==> flow/design.v <==
module lcd_ctrl(clk, reset, datain, cmd, cmd_valid, dataout, output_valid, busy);
input           clk;
input           reset;
input   [7:0]   datain;
input   [2:0]   cmd;
input           cmd_valid;
output reg [7:0]   dataout;
output reg         output_valid;
output reg         busy;
reg cur_state,next_state;  
reg [5:0] img_counter;     
reg [2:0] row,col;         
reg [2:0] row_t,col_t;         
reg [5:0] out_pos;          
reg [2:0] cmd_reg;         
reg [7:0] data_buff[35:0];  
localparam REFLASH     = 3'd0;
localparam LOAD_DATA   = 3'd1;
localparam SHIFT_RIGHT = 3'd2;
localparam SHIFT_LEFT  = 3'd3;
localparam SHIFT_UP    = 3'd4;
localparam SHIFT_DOWN  = 3'd5;
localparam WAIT_CMD = 1'b0;
localparam PROCESS  = 1'b1;
always @ ( posedge clk or posedge reset ) begin    
    if (reset)  
        cur_state <= WAIT_CMD;
    else
        cur_state <= next_state;
end 
always @ ( * ) begin     
    case ( cur_state )
        WAIT_CMD : begin
            if ( cmd_valid )
                next_state = PROCESS;
            else
                next_state = WAIT_CMD;
        end
        PROCESS : begin
            if ( ( cmd_reg == REFLASH ) && img_counter[5:3] == 3'd2 && img_counter[2:0] == 3'd2 )
                next_state = WAIT_CMD;
            else
                next_state = PROCESS;
        end
    endcase
end
always @ (*) begin   
    row_t = row + img_counter[5:3];
    col_t = col + img_counter[2:0];
    out_pos = row_t * 6'd6 + col_t;
end
always @ ( posedge clk or posedge reset ) begin   
    if (reset) begin
        row <= 3'd2;
        col <= 3'd2;
        dataout <= 8'd0;
        output_valid <= 1'd0;
        busy <= 1'd0;
        cmd_reg <= REFLASH;
        img_counter <= 6'd0;
    end
    else begin
        if ( cur_state == WAIT_CMD ) begin
            if ( cmd_valid ) begin
                cmd_reg <= cmd;
                busy <= 1'd1;
            end
            img_counter <= 6'd0;
            output_valid <= 1'd0;
        end
        else begin
            case ( cmd_reg )
                REFLASH : begin
                    dataout <= data_buff[out_pos];
                    if ( img_counter[2:0] == 3'd2 ) begin
                        img_counter[5:3] <= img_counter[5:3] + 1'd1;
                        img_counter[2:0] <= 3'd0;
                    end
                    else begin
                        img_counter <= img_counter + 6'd1;
                    end
                    if ( img_counter[5:3] == 3'd2 && img_counter[2:0] == 3'd2 ) begin
                        busy <= 1'd0;
                    end
                    output_valid <= 1'd1;
                end
                LOAD_DATA : begin
                    if (img_counter == 6'd35) begin
                        img_counter <= 6'd0;
                        cmd_reg <= REFLASH;
                    end
                    else
                        img_counter <= img_counter + 6'd1;
                    data_buff[img_counter] <= datain;
                    row <= 3'd2;
                    col <= 3'd2;
                end
                SHIFT_RIGHT : begin
                    if ( col != 3'd3 )
                        col <= col + 3'd1;
                    cmd_reg <= REFLASH;
                end
                SHIFT_LEFT : begin
                    if ( col != 3'd0 )
                        col <= col - 3'd1;
                    cmd_reg <= REFLASH;
                end
                SHIFT_UP : begin
                    if ( row != 3'd0 )
                        row <= row - 3'd1;
                    cmd_reg <= REFLASH;
                end
                default : begin  
                    if ( row != 3'd3 )
                        row <= row + 3'd1;
                    cmd_reg <= REFLASH;
                end
            endcase
        end
    end
end
endmodule
======== Step by step through the tools: lcd_ctrl ========
What the tools print for lcd_ctrl, step after step.
Lines are those of the file above, counted from 1.
The mark n/a stands for no value.
design
  top ..................................... lcd_ctrl
  clock ................................... clk
  library ................................. sky130hd
  library corner .......................... tt_025C_1v80

======== Word level ========
Yosys after proc, flatten, opt, wreduce and memory -nomap, before mapping. Print and check cells are not counted. Equal cells are merged and count once.
operators by class
  add/subtract/negate cells ............... 9
  multipliers ............................. 1
  equal/unequal tests ..................... 86
  mux-type cells .......................... 28
  bitwise operators ....................... 3
  reductions and logical operators ........ 53
operator list
  cell                                                              number
  8-bit parallel mux with 36-bit select                             1
  6-bit by 5-bit equality test with 1-bit output with constant B    32
  4-bit AND reduction                                               38
  6-bit by 4-bit equality test with 1-bit output with constant B    16
  6-bit by 3-bit equality test with 1-bit output with constant B    8
  6-bit equality test with constant B                               8
  3-bit 2-to-1 mux                                                  13
  6-bit by 2-bit equality test with 1-bit output with constant B    4
  3-bit parallel mux with 3-bit select                              2
  3-bit parallel mux with 2-bit select                              3
  3-bit by 2-bit equality test with 1-bit output with constant B    4
  3-bit nonzero test                                                4
  6-bit by 1-bit equality test with 1-bit output with constant B    2
  6-bit logical NOT                                                 2
  3-bit by 2-bit multiplier with 5-bit output with constant B       1
  3-bit by 1-bit adder with 3-bit output with constant B            3
  2-bit inequality test with constant B                             4
  1-bit 2-to-1 mux                                                  8
  3-bit by 1-bit subtractor with 3-bit output with constant B       2
  3-bit by 2-bit inequality test with 1-bit output with constant B  2
  3-bit adder                                                       2
  3-bit AND reduction                                               2
  6-bit by 1-bit adder with 6-bit output with constant B            1
  6-bit by 3-bit adder with 6-bit output                            1
  2-bit by 1-bit inequality test with 1-bit output with constant B  2
  1-bit logical AND                                                 3
  1-bit inverter                                                    3
  3-bit by 1-bit equality test with 1-bit output with constant B    1
Not listed: further kinds 8, cells in them 8.
word-level totals
  register bits ........................... 314

======== Logic depth ========
Longest topological path by Yosys (ltp), each cell counted once; first at word level (registers and memories cut), then after technology mapping (sequential cells cut; the memories' decode and read muxes count).
logic depth
  word-level depth ........................ 5
  ABC_AREA ................................ 0
  mapped depth ............................ 16
  depth with buffers taken out ............ 15

======== Netlist ========
The flow's flattened synthesis, as Yosys stat reports it; memories are mapped. The netlist is that of the ABC_AREA named above (0 if unset); the other value can give another one.
The area totals of this step are shown rounded.
mapped netlist
  mapped cells ............................ 923
  chip area (Yosys) ....................... 13,600 um^2
  area of sequential cells ................ 9,300 um^2
  flip-flop cells ......................... 314
cells by type
  cell type                  number
  sky130_fd_sc_hd__edfxtp_1  288
  sky130_fd_sc_hd__dfrtp_1   24
  sky130_fd_sc_hd__mux4_2    25
  sky130_fd_sc_hd__nand2_1   84
  sky130_fd_sc_hd__mux2_2    20
  sky130_fd_sc_hd__nand3_1   37
  sky130_fd_sc_hd__mux2i_1   18
  sky130_fd_sc_hd__nor2_1    45
  sky130_fd_sc_hd__ha_1      13
  sky130_fd_sc_hd__o21ai_0   27
  sky130_fd_sc_hd__clkbuf_1  35
  sky130_fd_sc_hd__a22oi_1   17
  sky130_fd_sc_hd__fa_1      6
  sky130_fd_sc_hd__a21oi_1   23
  sky130_fd_sc_hd__and3_1    18
  sky130_fd_sc_hd__nand4_1   17
  sky130_fd_sc_hd__nor3_1    20
  sky130_fd_sc_hd__o21ai_1   19
Other cell types: 59; their cells: 187.

======== Timing after synthesis ========
OpenSTA on the mapped netlist: ideal clock, no wires. The path of least setup slack (recovery checks aside). Input and output delay are each 20% of the period. Register names are those of the netlist, which keeps one name where synthesis merged equal registers.
timing path post-synthesis
  path kind ............................... register to register
  start ................................... reg row[1]
  end ..................................... reg dataout[1]
  clock period ............................ 4.5 ns
  time at the first pin ................... 0.000 ns
  data arrival time ....................... 3.997 ns
  required time ........................... 4.374 ns
  path slack .............................. 0.377 ns
  path delay .............................. 4.123 ns
  stages on the path ...................... 14
  path buffers ............................ 1
  synthesis period reached ................ 4.123 ns
"path delay" is the arrival time less input delay plus setup time.
"stages on the path": output pins that drive a net of the path, with the launching flip-flop's if there is one; two outputs of one cell count as two.
"synthesis period reached" = period - worst setup slack (recovery checks aside). The figure is calculated, with input and output delays left at 20% of the set period.
The rows between start and end are the longest chain of elaborated cells between them; the timing report does not say that the signal goes this way. Where chains are equally long, one stands for them.
Each line given opens the expression or statement behind the cell; cells for indexed reads and writes are added by Yosys, which also makes memories of some case tables.
At most two assigning lines are given for a register; there are more.
on the way, post-synthesis
  path through ............................ sky130_fd_sc_hd__dfstp_2 -> sky130_fd_sc_hd__inv_1 -> sky130_fd_sc_hd__fa_1 -> sky130_fd_sc_hd__inv_1 -> sky130_fd_sc_hd__ha_1 -> sky130_fd_sc_hd__inv_1 -> sky130_fd_sc_hd__fa_1 -> sky130_fd_sc_hd__xor2_1 -> sky130_fd_sc_hd__clkbuf_1 -> sky130_fd_sc_hd__mux4_2 -> sky130_fd_sc_hd__a32oi_1 -> sky130_fd_sc_hd__nand4_4 -> sky130_fd_sc_hd__nor4b_4 -> sky130_fd_sc_hd__o21ai_1
  cells in the longest elaborated chain ... 5
  elaborated cells on any way between the ends .. 40
RTL lines, path post-synthesis
  element                                      RTL line  RTL
  from (decl)                                  12        reg [2:0] row,col;
  from (assign)                                110       row <= row - 3'd1;
  from (assign)                                115       row <= row + 3'd1;
  3-bit adder                                  48        row_t = row + img_counter[5:3];
  3-bit by 2-bit multiplier with 5-bit output  50        out_pos = row_t * 6'd6 + col_t;
  6-bit by 3-bit adder with 6-bit output       50
  6-bit equality test                          74        dataout <= data_buff[out_pos];
  8-bit parallel mux with 36-bit select        74
  to (assign)                                  56        dataout <= 8'd0;
  to (assign)                                  74
  to (decl)                                    7         output reg [7:0]   dataout;

======== Timing after layout ========
From the final timing report of job 2: the path of least setup slack in the routed layout; clock arrival at registers is part of the times.
timing path after layout
  path kind ............................... register to register
  start ................................... reg img_counter[3]
  end ..................................... reg dataout[6]
  clock period ............................ 5.51 ns
  time at the first pin ................... 0.52 ns
  data arrival time ....................... 5.75 ns
  required time ........................... 5.96 ns
  path slack .............................. 0.21 ns
  stages on the path ...................... 16
  path buffers ............................ 0
The rows between start and end are the longest chain of elaborated cells between them; the timing report does not say that the signal goes this way. Where chains are equally long, one stands for them.
At most two assigning lines are given for a register; there are more.
on the way, after layout
  path through ............................ sky130_fd_sc_hd__dfrtp_1 -> sky130_fd_sc_hd__ha_1 -> sky130_fd_sc_hd__inv_1 -> sky130_fd_sc_hd__fa_1 -> sky130_fd_sc_hd__inv_1 -> sky130_fd_sc_hd__ha_1 -> sky130_fd_sc_hd__inv_1 -> sky130_fd_sc_hd__fa_1 -> sky130_fd_sc_hd__nor2b_1 -> sky130_fd_sc_hd__xnor2_1 -> sky130_fd_sc_hd__a21oi_4 -> sky130_fd_sc_hd__nor3_1 -> sky130_fd_sc_hd__o21ai_0 -> sky130_fd_sc_hd__nand4_1 -> sky130_fd_sc_hd__nor4b_1 -> sky130_fd_sc_hd__o21ai_1
  cells in the longest elaborated chain ... 5
  elaborated cells on any way between the ends .. 40
RTL lines, path after layout
  element                                      RTL line  RTL
  from (decl)                                  11        reg [5:0] img_counter;
  from (assign)                                76        img_counter[5:3] <= img_counter[5:3] + 1'd1;
  from (assign)                                80        img_counter <= img_counter + 6'd1;
  3-bit adder                                  48        row_t = row + img_counter[5:3];
  3-bit by 2-bit multiplier with 5-bit output  50        out_pos = row_t * 6'd6 + col_t;
  6-bit by 3-bit adder with 6-bit output       50
  6-bit equality test                          74        dataout <= data_buff[out_pos];
  8-bit parallel mux with 36-bit select        74
  to (assign)                                  56        dataout <= 8'd0;
  to (assign)                                  74
  to (decl)                                    7         output reg [7:0]   dataout;

Measured results for lcd_ctrl: 3 stored runs of the Yosys and OpenROAD flow on sky130hd. The settings differ; the order carries no meaning. The constraints put input and output delay at 20% of the set period each and load the outputs with 0.01 pF.
"clock period achieved" = clock period - worst setup slack. The figure is calculated, with input and output delays left at 20% of the set period.
"critical path time" is the time allowed to the run's worst setup path (the clock period less input and output delay, where it has them) less its slack. Clock arrival times count: a late capture clock shortens it, a late launch clock lengthens it.
Values from the reports are rounded here.

======== job 1 ========
==> flow/run.sh <==
#!/bin/bash
# the make line also repeats the synthesis and layout settings of config.mk as NAME=value (left out here)
make -C /OpenROAD-flow-scripts/flow DESIGN_CONFIG=/design/flow/config.mk WORK_HOME=/design/flow/orfs CLKGATE_MAP_FILE= finish
==> flow/config.mk <==
export PLATFORM = sky130hd
export DESIGN_NAME = lcd_ctrl
export DESIGN_NICKNAME = lcd_ctrl
export VERILOG_FILES = /design/flow/design.v
export SDC_FILE = /design/flow/constraint.sdc
export NUM_CORES = 4
export LEC_CHECK = 0
export ABC_AREA = 0
export CAP_MARGIN = 30
export CELL_PAD_IN_SITES_DETAIL_PLACEMENT = 2
export CORE_MARGIN = 2
export CORE_UTILIZATION = 53
export CTS_CLUSTER_DIAMETER = 81
export CTS_CLUSTER_SIZE = 50
export GPL_ROUTABILITY_DRIVEN = 1
export HOLD_SLACK_MARGIN = 0.2
export MAX_ROUTING_LAYER = met4
export MIN_ROUTING_LAYER = met2
export PLACE_DENSITY_LB_ADDON = 0.07
export SLEW_MARGIN = 40
export TNS_END_PERCENT = 10
==> flow/constraint.sdc <==
create_clock -name core_clock -period 4.5 [get_ports {clk}]
set_input_delay 0.9000 -clock core_clock [delete_from_list [all_inputs] [get_ports {clk}]]
set_output_delay 0.9000 -clock core_clock [all_outputs]
set_load 0.01 [all_outputs]

-------- job 1 --------
  no final report: routing broke off with GRT-0116

======== job 2 ========
==> flow/run.sh <==
#!/bin/bash
# the make line also repeats the synthesis and layout settings of config.mk as NAME=value (left out here)
make -C /OpenROAD-flow-scripts/flow DESIGN_CONFIG=/design/flow/config.mk WORK_HOME=/design/flow/orfs CLKGATE_MAP_FILE= finish
==> flow/config.mk <==
export PLATFORM = sky130hd
export DESIGN_NAME = lcd_ctrl
export DESIGN_NICKNAME = lcd_ctrl
export VERILOG_FILES = /design/flow/design.v
export SDC_FILE = /design/flow/constraint.sdc
export NUM_CORES = 4
export LEC_CHECK = 0
export CAP_MARGIN = 20
export CORE_MARGIN = 2
export CORE_UTILIZATION = 40
export SLEW_MARGIN = 20
==> flow/constraint.sdc <==
create_clock -name core_clock -period 5.51 [get_ports {clk}]
set_input_delay 1.1020 -clock core_clock [delete_from_list [all_inputs] [get_ports {clk}]]
set_output_delay 1.1020 -clock core_clock [all_outputs]
set_load 0.01 [all_outputs]

-------- measured, job 2 --------
  setup slack of the worst path ........... 0.214 ns
  std-cell area (final layout) ............ 15,600 um^2
  clock period achieved ................... 5.296 ns
  worst hold slack ........................ 0.490 ns
  chip area after synthesis (Yosys) ....... 13,600 um^2
  post-route utilization .................. 46.4%
  area of the die ......................... 35,600 um^2
  total negative slack .................... 0.000 ns
  critical path time ...................... 5.30 ns
  worst setup path type ................... register to register

======== job 3 ========
==> flow/run.sh <==
#!/bin/bash
# the make line also repeats the synthesis and layout settings of config.mk as NAME=value (left out here)
make -C /OpenROAD-flow-scripts/flow DESIGN_CONFIG=/design/flow/config.mk WORK_HOME=/design/flow/orfs CLKGATE_MAP_FILE= finish
==> flow/config.mk <==
export PLATFORM = sky130hd
export DESIGN_NAME = lcd_ctrl
export DESIGN_NICKNAME = lcd_ctrl
export VERILOG_FILES = /design/flow/design.v
export SDC_FILE = /design/flow/constraint.sdc
export NUM_CORES = 4
export LEC_CHECK = 0
export CAP_MARGIN = 20
export CELL_PAD_IN_SITES_DETAIL_PLACEMENT = 2
export CORE_MARGIN = 2
export CORE_UTILIZATION = 45
export CTS_CLUSTER_DIAMETER = 364
export GPL_ROUTABILITY_DRIVEN = 1
export SLEW_MARGIN = 10
export TNS_END_PERCENT = 10
==> flow/constraint.sdc <==
create_clock -name core_clock -period 4.5 [get_ports {clk}]
set_input_delay 0.9000 -clock core_clock [delete_from_list [all_inputs] [get_ports {clk}]]
set_output_delay 0.9000 -clock core_clock [all_outputs]
set_load 0.01 [all_outputs]

-------- measured, job 3 --------
  setup slack of the worst path ........... -0.265 ns
  std-cell area (final layout) ............ 16,100 um^2
  clock period achieved ................... 4.765 ns
  worst hold slack ........................ 0.539 ns
  chip area after synthesis (Yosys) ....... 13,600 um^2
  post-route utilization .................. 54.1%
  area of the die ......................... 31,700 um^2
  total negative slack .................... -0.826 ns
  critical path time ...................... 4.76 ns
  worst setup path type ................... register to register
